==> flow/design.v <==
 `timescale 1ns / 1ps
module TIA(A,  
			Din,  
			Dout,  
			CS_n,  
			CS,  
			R_W_n,  
			RDY,  
			MASTERCLK,  
			BUS_EN,  
			idump_in,  
			Ilatch,  
			HSYNC,  
			HBLANK,  
			VSYNC,  
			VBLANK,  
			COLOROUT,  
			RES_n,  
			audv0,  
			audv1);  
   input [5:0] A;
   input [7:0] Din;
   output [7:0] Dout;
   input [2:0] 	CS_n;
   input 	CS;
   input 	R_W_n;
   output 	RDY;
   input 	MASTERCLK;
   input 	BUS_EN;
   input [1:0] 	Ilatch; 			 
   input [3:0] 	idump_in; 		 
   output 	HSYNC, HBLANK;
   output 	VSYNC, VBLANK;
   output [7:0] COLOROUT;
   input wire	RES_n;
   output reg [3:0] audv0, audv1;
   reg [7:0] 	Dout;
   wire 	HSYNC;
   reg 		VSYNC, VBLANK;
   reg [7:0] 	hCount;
   reg [3:0] 	hCountReset;
   reg clk_30;
   reg [7:0] clk_30_count;
   wire [3:0] Idump;
   wire [1:0] latchedInputsValue;
   reg 	      inputLatchEnabled, inputLatchReset;
   reg [1:0]  latchedInputs;
   always @(posedge MASTERCLK  )  
   begin
		if (~RES_n) begin
			hCount <= 8'd0;
			hCountReset[3:1] <= 3'd0;
			clk_30 <= 0;
			clk_30_count <= 0;
			latchedInputs <= 2'b11;
		end
		else begin
			if (inputLatchReset)
				 latchedInputs <= 2'b11;
			 else
				 latchedInputs <= latchedInputs & Ilatch;
			if (clk_30_count == 57) begin
				 clk_30 <= ~clk_30;
				 clk_30_count <= 0;
			 end else begin
				 clk_30_count <= clk_30_count + 1;
			 end
	 		 if ((hCountReset[3]) ||(hCount == 8'd227))			 
			    hCount <= 8'd0;
			 else
				 hCount <= hCount + 8'd1;
			 hCountReset[3:1] <= hCountReset[2:0];
		end
   end  
   assign HSYNC = (hCount >= 8'd20) && (hCount <  8'd36);
   assign HBLANK = (hCount < 8'd68);
   reg [7:0] player0Pos, r_player0Pos, player1Pos, r_player1Pos, missile0Pos, missile1Pos, ballPos;
   reg [4:0] player0Size, player1Size;
   reg [7:0] player0Color, player1Color, ballColor, pfColor, bgColor;
   reg [3:0] player0Motion, player1Motion, missile0Motion, missile1Motion,
				 ballMotion;
   reg 	     missile0Enable, missile1Enable, ballEnable, R_ballEnable;
   reg [1:0] ballSize;
   reg [19:0] pfGraphic, r_pfGraphic;
   reg [7:0]  player0Graphic, player1Graphic;
   reg [7:0]  R_player0Graphic, R_player1Graphic;
   reg 	      pfReflect, player0Reflect, player1Reflect;
   reg 	      prioCtrl;
   reg 	      pfColorCtrl;
   reg [14:0] collisionLatch;
   reg 	      missile0Lock, missile1Lock;
   reg 	      player0VertDelay, player1VertDelay, ballVertDelay;
   reg [3:0]  audc0, audc1;
   reg [4:0]  audf0, audf1;
   wire [7:0] pixelNum;
	assign pixelNum = (hCount >= 8'd68) ? (hCount - 8'd68) : 8'd227;
   wire [5:0] pfPixelNum;
   wire       pfPixelOn, pfLeftPixelVal, pfRightPixelVal;
   assign pfPixelNum = pixelNum[7:2];							 
   wire [63:0] pfGraphicExt = {44'd0, pfGraphic};	 
   assign pfLeftPixelVal  = pfGraphicExt[pfPixelNum];
   assign pfRightPixelVal = (pfReflect == 1'b0) ? pfGraphicExt[pfPixelNum - 6'd20]:
										pfGraphicExt[6'd39 - pfPixelNum];
   assign pfPixelOn = (pfPixelNum < 6'd20)? pfLeftPixelVal : pfRightPixelVal;
   wire       pl0PixelOn;
   wire [7:0] pl0Mask, pl0MaskDel;
	reg  [7:0] player0Gfx_2clk;							 
	reg        HBLANKdelay;
	assign pl0MaskDel = (player0VertDelay)? R_player0Graphic : player0Gfx_2clk;
   assign pl0Mask = (!player0Reflect)? pl0MaskDel : {pl0MaskDel[0], pl0MaskDel[1],
																	  pl0MaskDel[2], pl0MaskDel[3],
																	  pl0MaskDel[4], pl0MaskDel[5],
																	  pl0MaskDel[6], pl0MaskDel[7]};
	reg [7:0] r1_player0Pos, r2_player0Pos, r3_player0Pos;
	reg [7:0] r1_player1Pos, r2_player1Pos, r3_player1Pos;
	reg pl0Reset, pl1Reset;
	always @ (posedge MASTERCLK)
	if (~RES_n) begin
		r1_player0Pos <= 0; r2_player0Pos <= 0; r3_player0Pos <= 0; r_player0Pos <= 0;
		r1_player1Pos <= 0; r2_player1Pos <= 0; r3_player1Pos <= 0; r_player1Pos <= 0;
		pfGraphic <= 0; player0Gfx_2clk <= 0;
	end
	else if (BUS_EN)
	begin
		r1_player0Pos <= player0Pos;
		r2_player0Pos <= r1_player0Pos;
		r3_player0Pos <= r2_player0Pos;
		r_player0Pos  <= r3_player0Pos;
		r1_player1Pos <= player1Pos;
		r2_player1Pos <= r1_player1Pos;
		r3_player1Pos <= r2_player1Pos;
		r_player1Pos  <= r3_player1Pos;
		pfGraphic     	 <= r_pfGraphic;
		player0Gfx_2clk <= player0Graphic;
	end
	objPlayersPixelOn objpl0 (pixelNum, r_player0Pos, player0Size[2:0], pl0Mask, pl0Reset, pl0PixelOn);
   wire       pl1PixelOn;
   wire [7:0] pl1Mask, pl1MaskDel;
   assign pl1MaskDel = (player1VertDelay)? R_player1Graphic : player1Graphic;
   assign pl1Mask = (!player1Reflect)? pl1MaskDel : {pl1MaskDel[0], pl1MaskDel[1],
																	  pl1MaskDel[2], pl1MaskDel[3],
																	  pl1MaskDel[4], pl1MaskDel[5],
																	  pl1MaskDel[6], pl1MaskDel[7]};
   objPlayersPixelOn objpl1 (pixelNum, r_player1Pos, player1Size[2:0], pl1Mask, pl1Reset, pl1PixelOn);
   wire       mis0PixelOn, mis0PixelOut;
   wire [7:0] mis0ActualPos;
   reg  [7:0] mis0Mask;
   always @*
   begin
		case(player0Size[4:3])
		  2'd0: mis0Mask <= 8'h01;
		  2'd1: mis0Mask <= 8'h03;
		  2'd2: mis0Mask <= 8'h0F;
		  2'd3: mis0Mask <= 8'hFF;
		endcase
   end  
   assign mis0ActualPos = (missile0Lock)? player0Pos : missile0Pos;
   objPixelOn objpix1 (pixelNum, mis0ActualPos, player0Size[2:0], mis0Mask, mis0PixelOut);
   assign mis0PixelOn = mis0PixelOut && missile0Enable;
   wire mis1PixelOn, mis1PixelOut;
   wire [7:0] mis1ActualPos;
   reg [7:0]  mis1Mask;
	always @*
   begin
		case(player1Size[4:3])
		  2'd0: mis1Mask <= 8'h01;
		  2'd1: mis1Mask <= 8'h03;
		  2'd2: mis1Mask <= 8'h0F;
		  2'd3: mis1Mask <= 8'hFF;
		endcase
   end   
   assign mis1ActualPos = (missile1Lock) ? player1Pos : missile1Pos;
   objPixelOn objpix4 (pixelNum, mis1ActualPos, player1Size[2:0], mis1Mask, mis1PixelOut);
   assign mis1PixelOn = mis1PixelOut  & missile1Enable;			 
   wire ballPixelOut, ballPixelOn, ballEnableDel;
   reg [7:0] ballMask  ;
   always @*
   begin
		case(ballSize)
		  2'd0: ballMask <= 8'h01;
		  2'd1: ballMask <= 8'h03;
		  2'd2: ballMask <= 8'h0F;
		  2'd3: ballMask <= 8'hFF;
		endcase
   end  
   objPixelOn objball (pixelNum, ballPos, 3'd0, ballMask, ballPixelOut);
   assign ballEnableDel = ((ballVertDelay)? R_ballEnable : ballEnable);
   assign ballPixelOn = ballPixelOut && ballEnableDel;
   reg [7:0] pfActualColor;
   always @*
   begin
		if (pfColorCtrl)
		begin
	     if (pfPixelNum < 6'd20)
	       pfActualColor <= player0Color;
	     else
	       pfActualColor <= player1Color;
		end
		else
			pfActualColor <= pfColor;
   end  
   reg [7:0] pixelColor;
   assign COLOROUT = (HBLANK || HBLANKdelay) ? 8'b0 : pixelColor;				 
   always @*
   begin
		if (!prioCtrl)
		begin
		  if (pl0PixelOn || mis0PixelOn)
				 pixelColor <= player0Color;
		  else if( ballPixelOn)		 
				 pixelColor <=  pfColor  ;			 
		  else if (pl1PixelOn || mis1PixelOn)
				 pixelColor <= player1Color;
		  else if (pfPixelOn)
				 pixelColor <= pfActualColor;
		  else
				 pixelColor <= bgColor;
		end
		else begin
			if (pfPixelOn)
			  pixelColor <= pfActualColor;
		   else if( ballPixelOn)
				 pixelColor <=  pfColor;
			else if (pl0PixelOn || mis0PixelOn)
			  pixelColor <= player0Color;
		   else if (pl1PixelOn || mis1PixelOn)
			  pixelColor <= player1Color;
		   else if( ballPixelOn)
				 pixelColor <=  pfColor;
			else
			  pixelColor <= bgColor;
		end
   end  
   wire [14:0] collisions;
   reg 	      collisionLatchReset;
   assign collisions = {pl0PixelOn && pl1PixelOn, mis0PixelOn && mis1PixelOn,
								ballPixelOn && pfPixelOn,
								mis1PixelOn && pfPixelOn, mis1PixelOn && ballPixelOn,
								mis0PixelOn && pfPixelOn, mis0PixelOn && ballPixelOn,
								pl1PixelOn && pfPixelOn, pl1PixelOn && ballPixelOn,
								pl0PixelOn && pfPixelOn, pl0PixelOn && ballPixelOn,
								mis1PixelOn && pl0PixelOn, mis1PixelOn && pl1PixelOn,
								mis0PixelOn && pl1PixelOn, mis0PixelOn && pl0PixelOn};
	always @(posedge MASTERCLK)
   begin
		if (~RES_n || collisionLatchReset)
		  collisionLatch <= 15'b000000000000000;
		else
		  collisionLatch <= collisionLatch | collisions;
   end  
   reg wSync, wSyncReset;
   always @(posedge MASTERCLK)
   begin
		if (~RES_n)
			wSync <= 1'b0;
		else if (hCount == 8'd3)
			wSync <= 1'b0;
		else if (wSyncReset && hCount > 8'd5)
			wSync <= 1'b1;
   end  
   assign RDY = ~wSync;
   assign latchedInputsValue = (inputLatchEnabled)? latchedInputs : Ilatch;
   reg inputDumpEnabled;
   assign Idump = (inputDumpEnabled)? 4'b0000 : idump_in;
   always @(posedge MASTERCLK)
   begin
		if (~RES_n) begin
			inputLatchEnabled <= 1'b0;
			inputDumpEnabled <= 1'b0;
			VSYNC <= 1'b0;
			player0Pos <= 8'd0; player1Pos <= 8'd0;
			missile0Pos <= 8'd0; missile1Pos <= 8'd0; ballPos <= 8'd0;
			player0Size <= 5'd0; player1Size <= 5'd0;
			player0Color <= 8'd0; player1Color <= 8'd0; pfColor <= 8'd0; bgColor <= 8'd0;
			pfReflect <= 1'b0; pfColorCtrl <= 1'b0; prioCtrl <= 1'b0; ballSize <= 2'd0;
			player0Reflect <= 1'b0; player1Reflect <= 1'b0;
			r_pfGraphic <= 20'd0;
			audc0 <= 4'd0; audc1 <= 4'd0; audf0 <= 5'd0; audf1 <= 5'd0;
			audv0 <= 4'd0; audv1 <= 4'd0;
			player0Graphic <= 8'd0; player1Graphic <= 8'd0;
			R_player0Graphic <= 8'd0; R_player1Graphic <= 8'd0;
			ballEnable <= 1'b0; R_ballEnable <= 1'b0;
			missile0Enable <= 1'b0; missile1Enable <= 1'b0;
			player0Motion <= 4'd0; player1Motion <= 4'd0; missile0Motion <= 4'd0;
			missile1Motion <= 4'd0; ballMotion <= 4'd0;
			player0VertDelay <= 1'b0; player1VertDelay <= 1'b0; ballVertDelay <= 1'b0;
			missile0Lock <= 1'b0; missile1Lock <= 1'b0;
			inputLatchReset <= 1'b0;
			collisionLatchReset <= 1'b0;
			hCountReset[0] <= 1'b0;
			wSyncReset <= 1'b0;
			Dout <= 8'b00000000;
			VBLANK <= 0;
			pl0Reset <= 0;
			pl1Reset <= 0;
			HBLANKdelay <= 0;
		end
		else if (!BUS_EN) begin
		end
		else if (CS && !CS_n) begin
			inputLatchReset <= ({R_W_n, A[5:0]} == 7'h01 && Din[6] && !inputLatchEnabled);
			collisionLatchReset <= ({R_W_n, A[5:0]} == 7'h2C);
			hCountReset[0] <= ({R_W_n, A[5:0]} == 7'h03);
			wSyncReset <= ({R_W_n, A[5:0]} == 7'h02) && !wSync;
			case({R_W_n, A[5:0]})
			  7'h70: 	Dout <= {collisionLatch[1:0],6'b000000};
			  7'h71: 	Dout <= {collisionLatch[3:2],6'b000000};
			  7'h72: 	Dout <= {collisionLatch[5:4],6'b000000};
			  7'h73: 	Dout <= {collisionLatch[7:6],6'b000000};
			  7'h74: 	Dout <= {collisionLatch[9:8],6'b000000};
			  7'h75: 	Dout <= {collisionLatch[11:10],6'b000000};
			  7'h76: 	Dout <= {collisionLatch[12],7'b0000000};
			  7'h77: 	Dout <= {collisionLatch[14:13],6'b000000};
			  7'h78: 	Dout <= {Idump[0], 7'b0000000};
			  7'h79: 	Dout <= {Idump[1], 7'b0000000};
			  7'h7A: 	Dout <= {Idump[2], 7'b0000000};
			  7'h7B: 	Dout <= {Idump[3], 7'b0000000};
			  7'h7C: 	Dout <= {latchedInputsValue[0], 7'b0000000};
			  7'h7D: 	Dout <= {latchedInputsValue[1], 7'b0000000};
			  7'h00: VSYNC <= Din[1];
			  7'h01: begin
					inputLatchEnabled <= Din[6];
					inputDumpEnabled <= Din[7];
					VBLANK <= Din[1];
			  end
			  7'h02:	begin
			  		pl0Reset <= 0;
					pl1Reset <= 0;
				end
			  7'h03:;
			  7'h04: player0Size <= {Din[5:4],Din[2:0]};
			  7'h05: player1Size <= {Din[5:4],Din[2:0]};
			  7'h06: player0Color <= Din;
			  7'h07: player1Color <= Din;
			  7'h08: pfColor <= Din;
			  7'h09: bgColor <= Din;
			  7'h0A: begin
					pfReflect <= Din[0];
					pfColorCtrl <= Din[1];
					prioCtrl <= Din[2];
					ballSize <= Din[5:4];
			  end
			  7'h0B: player0Reflect <= Din[3];
			  7'h0C: player1Reflect <= Din[3];
			  7'h0D: r_pfGraphic[3:0] <= Din[7:4];    
			  7'h0E: r_pfGraphic[11:4] <= {Din[0], Din[1], Din[2], Din[3], Din[4], Din[5], Din[6], Din[7]};  
			  7'h0F: r_pfGraphic[19:12] <= Din[7:0];   
			  7'h10:
			   begin
						player0Pos <= pixelNum + 2;   	 
						if( hCount <  8'd68)					 
						   player0Pos <= 0;
						pl0Reset <= 1;
			   end
			  7'h11:
			   begin
						player1Pos <= pixelNum + 2;		 
						if( hCount <  8'd68)					 
						   player1Pos <= 0;
						pl1Reset <= 1;
			   end
			  7'h12: missile0Pos <= pixelNum + 1;
			  7'h13: missile1Pos <= pixelNum + 1;
			  7'h14:
			   begin
					ballPos <= pixelNum   - 1 +  1;					 
					if( hCount <  8'd68)				 
						ballPos <= hCount - 8'd68 + 8'd2;
				end
			  7'h15: audc0 <= Din[3:0];
			  7'h16: audc1 <= Din[3:0];
			  7'h17: audf0 <= Din[4:0];
			  7'h18: audf1 <= Din[4:0];
			  7'h19: audv0 <= Din[3:0];
			  7'h1A: audv1 <= Din[3:0];
			  7'h1B: begin
					player0Graphic <= {Din[0], Din[1], Din[2], Din[3],
										  	 Din[4], Din[5], Din[6], Din[7]};
					R_player1Graphic <= player1Graphic;
			  end
			  7'h1C: begin
					player1Graphic <= {Din[0], Din[1], Din[2], Din[3],
											 Din[4], Din[5], Din[6], Din[7]};
					R_player0Graphic <= player0Graphic;
					R_ballEnable <= ballEnable;
			  end
			  7'h1D: missile0Enable <= Din[1];
			  7'h1E: missile1Enable <= Din[1];
			  7'h1F: ballEnable <= Din[1];
			  7'h20: player0Motion <= Din[7:4];
			  7'h21: player1Motion <= Din[7:4];
			  7'h22: missile0Motion <= Din[7:4];
			  7'h23: missile1Motion <= Din[7:4];
			  7'h24: ballMotion <= Din[7:4];
			  7'h25: player0VertDelay <= Din[0];
			  7'h26: player1VertDelay <= Din[0];
			  7'h27: ballVertDelay <= Din[0];
			  7'h28: missile0Lock <= Din[1];
			  7'h29: missile1Lock <= Din[1];
			  7'h2A: begin
					player0Pos <= player0Pos - {{4{player0Motion[3]}}, player0Motion[3:0]};
					player1Pos <= player1Pos - {{4{player1Motion[3]}},	player1Motion[3:0]};
					missile0Pos <= missile0Pos - {{4{missile0Motion[3]}},	missile0Motion[3:0]};
					missile1Pos <= missile1Pos - {{4{missile1Motion[3]}},	missile1Motion[3:0]};
					ballPos <= ballPos - {{4{ballMotion[3]}},ballMotion[3:0]};
					if( ballPos - {{4{ballMotion[3]}},ballMotion[3:0]} >= 8'd227)
						ballPos <= 0;
					if( HBLANK) begin
						HBLANKdelay <= 1;
					end
			  end
			  7'h2B: begin
					player0Motion <= 0;  
					player1Motion <= 0;  
					missile0Motion <= 0;  
					missile1Motion <= 0;  
					ballMotion <= 0;  
			  end
			  7'h2C:;
			  default: Dout <= 8'b00000000;
			endcase
		end  
		else begin
			inputLatchReset <= 1'b0;
			collisionLatchReset <= 1'b0;
			hCountReset[0] <= 1'b0;
			wSyncReset <= 1'b0;
			Dout <= 8'b00000000;
			if( HBLANK) begin
				pl0Reset <= 0;
				pl1Reset <= 0;
			end
			if( hCount >= (8'd68 + 8'd7)) HBLANKdelay <= 0;
		end
  end  
endmodule
module objPixelOn(pixelNum, objPos, objSize, objMask, pixelOn);
   input [7:0] pixelNum, objPos, objMask;
   input [2:0] objSize;
   output      pixelOn;
   wire [7:0]  objIndex;
   wire [8:0]  objByteIndex;
   wire        objMaskOn, objPosOn;
   reg 	       objSizeOn;
   reg [2:0]   objMaskSel;
	assign objIndex = pixelNum - objPos - 8'd1;
   assign objByteIndex = 9'b1 << (objIndex[7:3]);
   always @*
   begin
		case (objSize)
		  3'd0: objSizeOn <= (objByteIndex & 9'b00000001) != 0;
		  3'd1: objSizeOn <= (objByteIndex & 9'b00000101) != 0;		 
		  3'd2: objSizeOn <= (objByteIndex & 9'b00010001) != 0;
		  3'd3: objSizeOn <= (objByteIndex & 9'b00010101) != 0;
		  3'd4: objSizeOn <= (objByteIndex & 9'b10000001) != 0;
		  3'd5: objSizeOn <= (objByteIndex & 9'b00000011) != 0;
		  3'd6: objSizeOn <= (objByteIndex &  9'b100010001) != 0;		 
		  3'd7: objSizeOn <= (objByteIndex & 9'b00001111) != 0;
		endcase
   end  
   always @*
   begin
		case (objSize)
		  3'd5: objMaskSel <= objIndex[3:1];
		  3'd7: objMaskSel <= objIndex[4:2];
		  default: objMaskSel <= objIndex[2:0];
		endcase
   end  
   assign objMaskOn = objMask[objMaskSel];
   assign objPosOn = (pixelNum > objPos) && ({1'b0, pixelNum} <= {1'b0, objPos} + 9'd72);
   assign pixelOn = objSizeOn && objMaskOn && objPosOn;
endmodule
module objPlayersPixelOn(pixelNum, objPos, objSize, objMask, plReset, pixelOn);
   input [7:0] pixelNum, objPos, objMask;
   input [2:0] objSize;
	input  		plReset;
   output      pixelOn;
   wire [7:0]  objIndex;
   wire [8:0]  objByteIndex;
   wire        objMaskOn, objPosOn;
   reg 	       objSizeOn;
   reg [2:0]   objMaskSel;
	assign objIndex = pixelNum - objPos - 8'd1;
   assign objByteIndex = 9'b1 << (objIndex[7:3]);
   always @*
   begin
		case (objSize)
		  3'd0: objSizeOn <= (objByteIndex & 9'b00000001 & ~plReset) != 0;
		  3'd1: objSizeOn <= (plReset) ? ((objByteIndex & 9'b00000100) != 0) : ((objByteIndex & 9'b0000101) != 0);
		  3'd2: objSizeOn <= (plReset) ? ((objByteIndex & 9'b00010000) != 0) : ((objByteIndex & 9'b00010001) != 0);
		  3'd3: objSizeOn <= (plReset) ? ((objByteIndex & 9'b00010100) != 0) : ((objByteIndex & 9'b00010101) != 0);
		  3'd4: objSizeOn <= (objByteIndex & 9'b10000001 & ~plReset) != 0;
		  3'd5: objSizeOn <= (objByteIndex & 9'b00000011 & ~plReset) != 0;
		  3'd6: objSizeOn <= (plReset) ? ((objByteIndex &  9'b100010000) != 0) : ((objByteIndex &  9'b100010001) != 0);
		  3'd7: objSizeOn <= (objByteIndex & 9'b00001111 & ~plReset) != 0;
		endcase
   end  
   always @*
   begin
		case (objSize)
		  3'd5: objMaskSel <= objIndex[3:1];
		  3'd7: objMaskSel <= objIndex[4:2];
		  default: objMaskSel <= objIndex[2:0];
		endcase
   end  
   assign objMaskOn = objMask[objMaskSel];
   assign objPosOn = (pixelNum > objPos) && ({1'b0, pixelNum} <= {1'b0, objPos} + 9'd72);
   assign pixelOn = objSizeOn && objMaskOn && objPosOn;
endmodule
======== From RTL to reports: TIA ========
Tool output for the design above, in the order of the flow.
Line numbers count from 1 in the design file above.
Cell names lack the library's common part.
A cell with - has no value.
design
  design top .............................. TIA
  clock port .............................. MASTERCLK
  standard-cell library ................... sky130hd
  corner .................................. tt_025C_1v80

======== Elaborated design ========
Yosys after proc, flatten, opt, wreduce and memory -nomap, before mapping. Memory bits, and registers merged into a memory's read port (data or address), are not among the register bits. Print and check cells are not counted. Equal cells are merged and count once.
storage and ports
  input port bits ......................... 28
  cells after elaboration ................. 443
  output and inout port bits .............. 29
  bits in registers ....................... 318
cells by class
  bitwise logic cells ..................... 15
  order comparisons ....................... 18
  muxes and demuxes ....................... 71
  eq/ne operators ......................... 88
  add/subtract/negate cells ............... 29
  reductions and logical operators ........ 142
  shifts and indexed selects .............. 13
operators with widths
  cell                                                                    count
  32-bit nonzero test                                                     34
  64-bit by 6-bit variable part select with 1-bit output                  3
  8-bit two-way mux                                                       23
  8-bit case mux with 15-bit select                                       1
  3-bit AND reduction                                                     38
  7-bit by 5-bit equality test with 1-bit output (second input constant)  16
  7-bit equality test (second input constant)                             14
  8-bit case mux with 4-bit select                                        3
  7-bit by 6-bit equality test with 1-bit output (second input constant)  13
  8-bit subtractor                                                        10
  8-bit case mux with 2-bit select                                        5
  1-bit by 32-bit bitwise AND with 32-bit output                          2
  1-bit NOT with 32-bit output                                            2
  2-bit by 32-bit bitwise AND with 32-bit output                          2
  4-bit by 32-bit bitwise AND with 32-bit output                          2
  8-bit by 32-bit bitwise AND with 32-bit output                          2
  7-bit by 4-bit equality test with 1-bit output (second input constant)  8
  8-bit by 1-bit subtractor with 8-bit output (second input constant)     6
  45-bit OR reduction                                                     1
  8-bit by 7-bit adder with 9-bit output (second input constant)          5
  8-bit by 9-bit less-or-equal comparator with 1-bit output               5
  8-bit by 3-bit variable part select with 1-bit output                   5
  8-bit greater-than comparator                                           5
  4-bit case mux with 2-bit select                                        5
  1-bit logical AND                                                       38
  1-bit by 5-bit << shifter with 9-bit output (first input constant)      4
  1-bit case mux with 8-bit select                                        4
  7-bit by 3-bit equality test with 1-bit output (second input constant)  4
Not listed: further kinds 43, cells in them 116.

======== Depth ========
Depth = most cells in a row (Yosys ltp): at word level without a register or memory, in the mapped netlist without a sequential cell, where the memories' decode and read muxes count.
depth
  word-level depth ........................ 17
  ABC_AREA ................................ 0
  mapped depth ............................ 26
  gate-level depth less buffers ........... 21

======== After synthesis ========
Source: synth_stat.txt of the flow (Yosys; design flattened, memories mapped). It holds for the ABC_AREA given above (unset counts as 0); a run with the other value may have another netlist.
The area totals of this step are shown rounded.
cell types
  type      count  area in all (µm²)
  dfxtp_1   312    6245.99
  mux2i_1   160    1.6E+03
  ha_1      115    1438.88
  nand2_1   348    1.31E+03
  nor2b_1   169    1.06E+03
  a21boi_0  113    848.314
  xnor2_1   82     718.189
  a21oi_1   114    570.547
  nor2_1    149    559.286
  inv_1     119    446.678
  clkbuf_1  115    431.664
  nand3_1   83     415.398
  o21ai_0   81     405.389
  mux4_2    17     382.867
  o211a_1   38     380.365
  a21o_1    41     307.795
  a31oi_1   36     225.216
  nand2b_1  35     218.96
Not listed: further types 97, cells in them 528.
synthesis totals
  buffer cells ............................ 158
  mapped cells ............................ 2655
  synthesis area .......................... 21700 µm²
  area of sequential cells ................ 6250 µm²
  flip-flop cells ......................... 312
By module: a second synthesis without flattening, with its own total; a netlist apart from the flattened one above.
unflattened totals
  cell total of the unflattened synthesis .. 2635
  area (unflattened synthesis) ............ 21600 µm²
Each row is one instance without its submodules.
by module
  module             cells  area (µm²)  seq. area (µm²)  times used
  TIA                1940   16600       6250             1
  objPixelOn         133    975         0.0              3
  objPlayersPixelOn  148    1040        0.0              2

======== Path before layout ========
Source: OpenSTA report_checks on the synthesized netlist (no wires, ideal clock, input and output delay 20% of the period each), path of least setup slack; recovery checks are left aside. Register names are those of the netlist, which keeps one name where synthesis merged equal registers.
timing post-synthesis
  path kind ............................... register to output
  from .................................... register hCount[1]
  to ...................................... output port COLOROUT[6]
  clock period ............................ 12.0 ns
  launch time at the first pin ............ 0.000 ns
  stages .................................. 26
  required time ........................... 9.600 ns
  path slack .............................. 4.243 ns
  output delay ............................ 2.400 ns
  buffers on the path ..................... 5
  data arrival time ....................... 5.357 ns
  path delay .............................. 5.357 ns
  synthesis period reached ................ 7.757 ns
"path delay" is the arrival time less input delay plus setup time.
At an output port there is no setup time.
"stages" counts driving pins, that of a launching flip-flop among them; a cell with two outputs on the path counts twice.
"synthesis period reached" = period - worst setup slack (recovery checks aside). The figure is calculated, with input and output delays left at 20% of the set period.
The rows between start and end are the longest chain of elaborated cells between them; the timing report does not say that the signal goes this way. Where chains are equally long, one stands for them.
A line is the first line of the expression or statement that the cell stems from. Yosys adds cells for indexed reads and writes and turns some case tables into memories.
At most two assigning lines are given for a register; there are more.
between the ends, post-synthesis
  cell sequence ........................... dfxtp_1 -> inv_1 -> clkbuf_1 -> ha_1 -> and2_1 -> a221oi_2 -> buf_2 -> buf_2 -> nor2_1 -> inv_1 -> ha_1 -> ha_1 -> nand2b_1 -> a211oi_1 -> a21oi_1 -> o21ai_1 -> o21ai_1 -> xnor2_1 -> a211o_1 -> a31oi_1 -> o31a_4 -> or2_1 -> buf_6 -> buf_6 -> a311o_1 -> a21oi_1
  cells in the longest elaborated chain ... 17
  elaborated cells on any way between the ends .. 133
  classes of those cells .................. add/sub: 13; compare: 13; shift: 13; mux: 31; logic: 9; reduce/logical: 54
RTL lines, path post-synthesis
  item                                            line  text
  from (decl)                                     40    reg [7:0] hCount;
  from (assign)                                   51    hCount <= 8'd0;
  from (assign)                                   71    hCount <= hCount + 8'd1;
  8-bit by 7-bit >= comparator with 1-bit output  96    assign pixelNum = (hCount >= 8'd68) ? (hCount - 8'd68) : 8'd227;
  8-bit two-way mux                               96
  8-bit subtractor                                483   assign objIndex = pixelNum - objPos - 8'd1;
  8-bit by 1-bit subtractor with 8-bit output     483
  1-bit by 5-bit << shifter with 9-bit output     484   assign objByteIndex = 9'b1 << (objIndex[7:3]);
  4-bit by 32-bit bitwise AND with 32-bit output  495   3'd7: objSizeOn <= (objByteIndex & 9'b00001111 & ~plReset) != 0;
  32-bit nonzero test                             495
  [... 3 more ...]                                -
  1-bit logical OR                                226   else if (pl1PixelOn || mis1PixelOn)
  8-bit two-way mux                               226
  8-bit two-way mux                               224   else if (pl0PixelOn || mis0PixelOn)
  8-bit two-way mux                               222   else if( ballPixelOn)
  8-bit two-way mux                               220   if (pfPixelOn)
  8-bit two-way mux                               206   if (!prioCtrl)
  8-bit two-way mux                               203   assign COLOROUT = (HBLANK || HBLANKdelay) ? 8'b0 : pixelColor;
  to (decl)                                       34    output [7:0] COLOROUT;

======== Timing after layout ========
Path of least setup slack in the final report of run 2 (OpenROAD, finished layout, wires in). Where an end is a register, its clock arrival counts in the times.
timing after layout
  path kind ............................... register to output
  from .................................... register hCount[3]
  to ...................................... output port COLOROUT[6]
  output delay ............................ 2.40 ns
  path slack .............................. 1.30 ns
  buffers on the path ..................... 2
  data arrival time ....................... 8.30 ns
  required time ........................... 9.60 ns
  launch time at the first pin ............ 0.62 ns
  stages .................................. 22
  clock period ............................ 12.0 ns
The rows between start and end are the longest chain of elaborated cells between them; the timing report does not say that the signal goes this way. Where chains are equally long, one stands for them.
At most two assigning lines are given for a register; there are more.
between the ends, after layout
  cell sequence ........................... dfxtp_1 -> inv_1 -> ha_1 -> or3b_4 -> a221o_2 -> nand2_1 -> inv_2 -> ha_1 -> a31oi_1 -> o21ai_1 -> or3_1 -> xnor2_1 -> a221o_1 -> nor3b_1 -> a2111oi_2 -> o21ai_2 -> o21ai_2 -> buf_4 -> nand2_1 -> a311o_1 -> a21oi_1 -> clkdlybuf4s50_1
  cells in the longest elaborated chain ... 17
  elaborated cells on any way between the ends .. 133
  classes of those cells .................. add/sub: 13; compare: 13; shift: 13; mux: 31; logic: 9; reduce/logical: 54
RTL lines, path after layout
  item                                            line  text
  from (decl)                                     40    reg [7:0] hCount;
  from (assign)                                   51    hCount <= 8'd0;
  from (assign)                                   71    hCount <= hCount + 8'd1;
  8-bit by 7-bit >= comparator with 1-bit output  96    assign pixelNum = (hCount >= 8'd68) ? (hCount - 8'd68) : 8'd227;
  8-bit two-way mux                               96
  8-bit subtractor                                483   assign objIndex = pixelNum - objPos - 8'd1;
  8-bit by 1-bit subtractor with 8-bit output     483
  1-bit by 5-bit << shifter with 9-bit output     484   assign objByteIndex = 9'b1 << (objIndex[7:3]);
  4-bit by 32-bit bitwise AND with 32-bit output  495   3'd7: objSizeOn <= (objByteIndex & 9'b00001111 & ~plReset) != 0;
  32-bit nonzero test                             495
  [... 3 more ...]                                -
  1-bit logical OR                                226   else if (pl1PixelOn || mis1PixelOn)
  8-bit two-way mux                               226
  8-bit two-way mux                               224   else if (pl0PixelOn || mis0PixelOn)
  8-bit two-way mux                               222   else if( ballPixelOn)
  8-bit two-way mux                               220   if (pfPixelOn)
  8-bit two-way mux                               206   if (!prioCtrl)
  8-bit two-way mux                               203   assign COLOROUT = (HBLANK || HBLANKdelay) ? 8'b0 : pixelColor;
  to (decl)                                       34    output [7:0] COLOROUT;

FLOW RESULTS
============

Record of 4 stored runs of the RTL-to-layout flow on TIA, platform sky130hd. The runs are unordered. Constraints: input delay and output delay 20% of the set period each, output load 0.01 pF.
"period achieved" is the run's clock period less its worst setup slack. It is reckoned from that one timing run; input and output delays stay at 20% of the period that was set.
"total design power" rests on the timing tool's default activity at the inputs, not on a simulated workload.
Measured values are rounded.

---- run 1 ----
settings
  CAP_MARGIN = 40
  CELL_PAD_IN_SITES_GLOBAL_PLACEMENT = 3
  CORE_UTILIZATION = 47
  CTS_CLUSTER_SIZE = 78
  MAX_ROUTING_LAYER = met4
  PLACE_DENSITY_LB_ADDON = 0.1
  SLEW_MARGIN = 35
  TNS_END_PERCENT = 10
  period_ns = 9.24
  CORE_MARGIN = 2
results
  not finished: placement ended with error FLW-0024

---- run 2 ----
settings
  CELL_PAD_IN_SITES_DETAIL_PLACEMENT = 2
  CTS_CLUSTER_SIZE = 50
  MIN_ROUTING_LAYER = met2
  PLACE_DENSITY_LB_ADDON = 0.23
  SETUP_SLACK_MARGIN = -0.06
  SLEW_MARGIN = 0
  period_ns = 12.0
  CAP_MARGIN = 20
  CORE_MARGIN = 2
  CORE_UTILIZATION = 40
results
  post-route utilization .................. 45.0 %
  period achieved ......................... 10.703 ns
  total negative slack on setup checks .... 0.000 ns
  cell area after synthesis ............... 21700 µm²
  standard-cell area of the final layout .. 24200 µm²
  setup slack of the worst path ........... 1.30 ns
  die size ................................ 56200 µm²
  total design power ...................... 2.46 mW
  post-route worst hold slack ............. 0.458 ns

---- run 3 ----
settings
  ABC_AREA = 1
  CELL_PAD_IN_SITES_DETAIL_PLACEMENT = 1
  CORE_MARGIN = 3
  CORE_UTILIZATION = 40
  CTS_CLUSTER_DIAMETER = 62
  CTS_CLUSTER_SIZE = 36
  PLACE_DENSITY_LB_ADDON = 0.28
  SETUP_SLACK_MARGIN = 2.12
  period_ns = 8.58
  CAP_MARGIN = 20
  SLEW_MARGIN = 20
results
  post-route utilization .................. 48.6 %
  period achieved ......................... 6.707 ns
  total negative slack on setup checks .... 0.000 ns
  cell area after synthesis ............... 20000 µm²
  standard-cell area of the final layout .. 23900 µm²
  setup slack of the worst path ........... 1.87 ns
  die size ................................ 52600 µm²
  total design power ...................... 3.24 mW
  post-route worst hold slack ............. 0.448 ns

---- run 4 ----
settings
  ABC_AREA = 1
  CORE_MARGIN = 3
  CORE_UTILIZATION = 40
  PLACE_DENSITY = 0.6
  period_ns = 12.0
  CAP_MARGIN = 20
  SLEW_MARGIN = 20
results
  post-route utilization .................. 45.1 %
  period achieved ......................... 9.024 ns
  total negative slack on setup checks .... 0.000 ns
  cell area after synthesis ............... 20000 µm²
  standard-cell area of the final layout .. 22200 µm²
  setup slack of the worst path ........... 2.98 ns
  die size ................................ 52600 µm²
  total design power ...................... 2.44 mW
  post-route worst hold slack ............. 0.414 ns
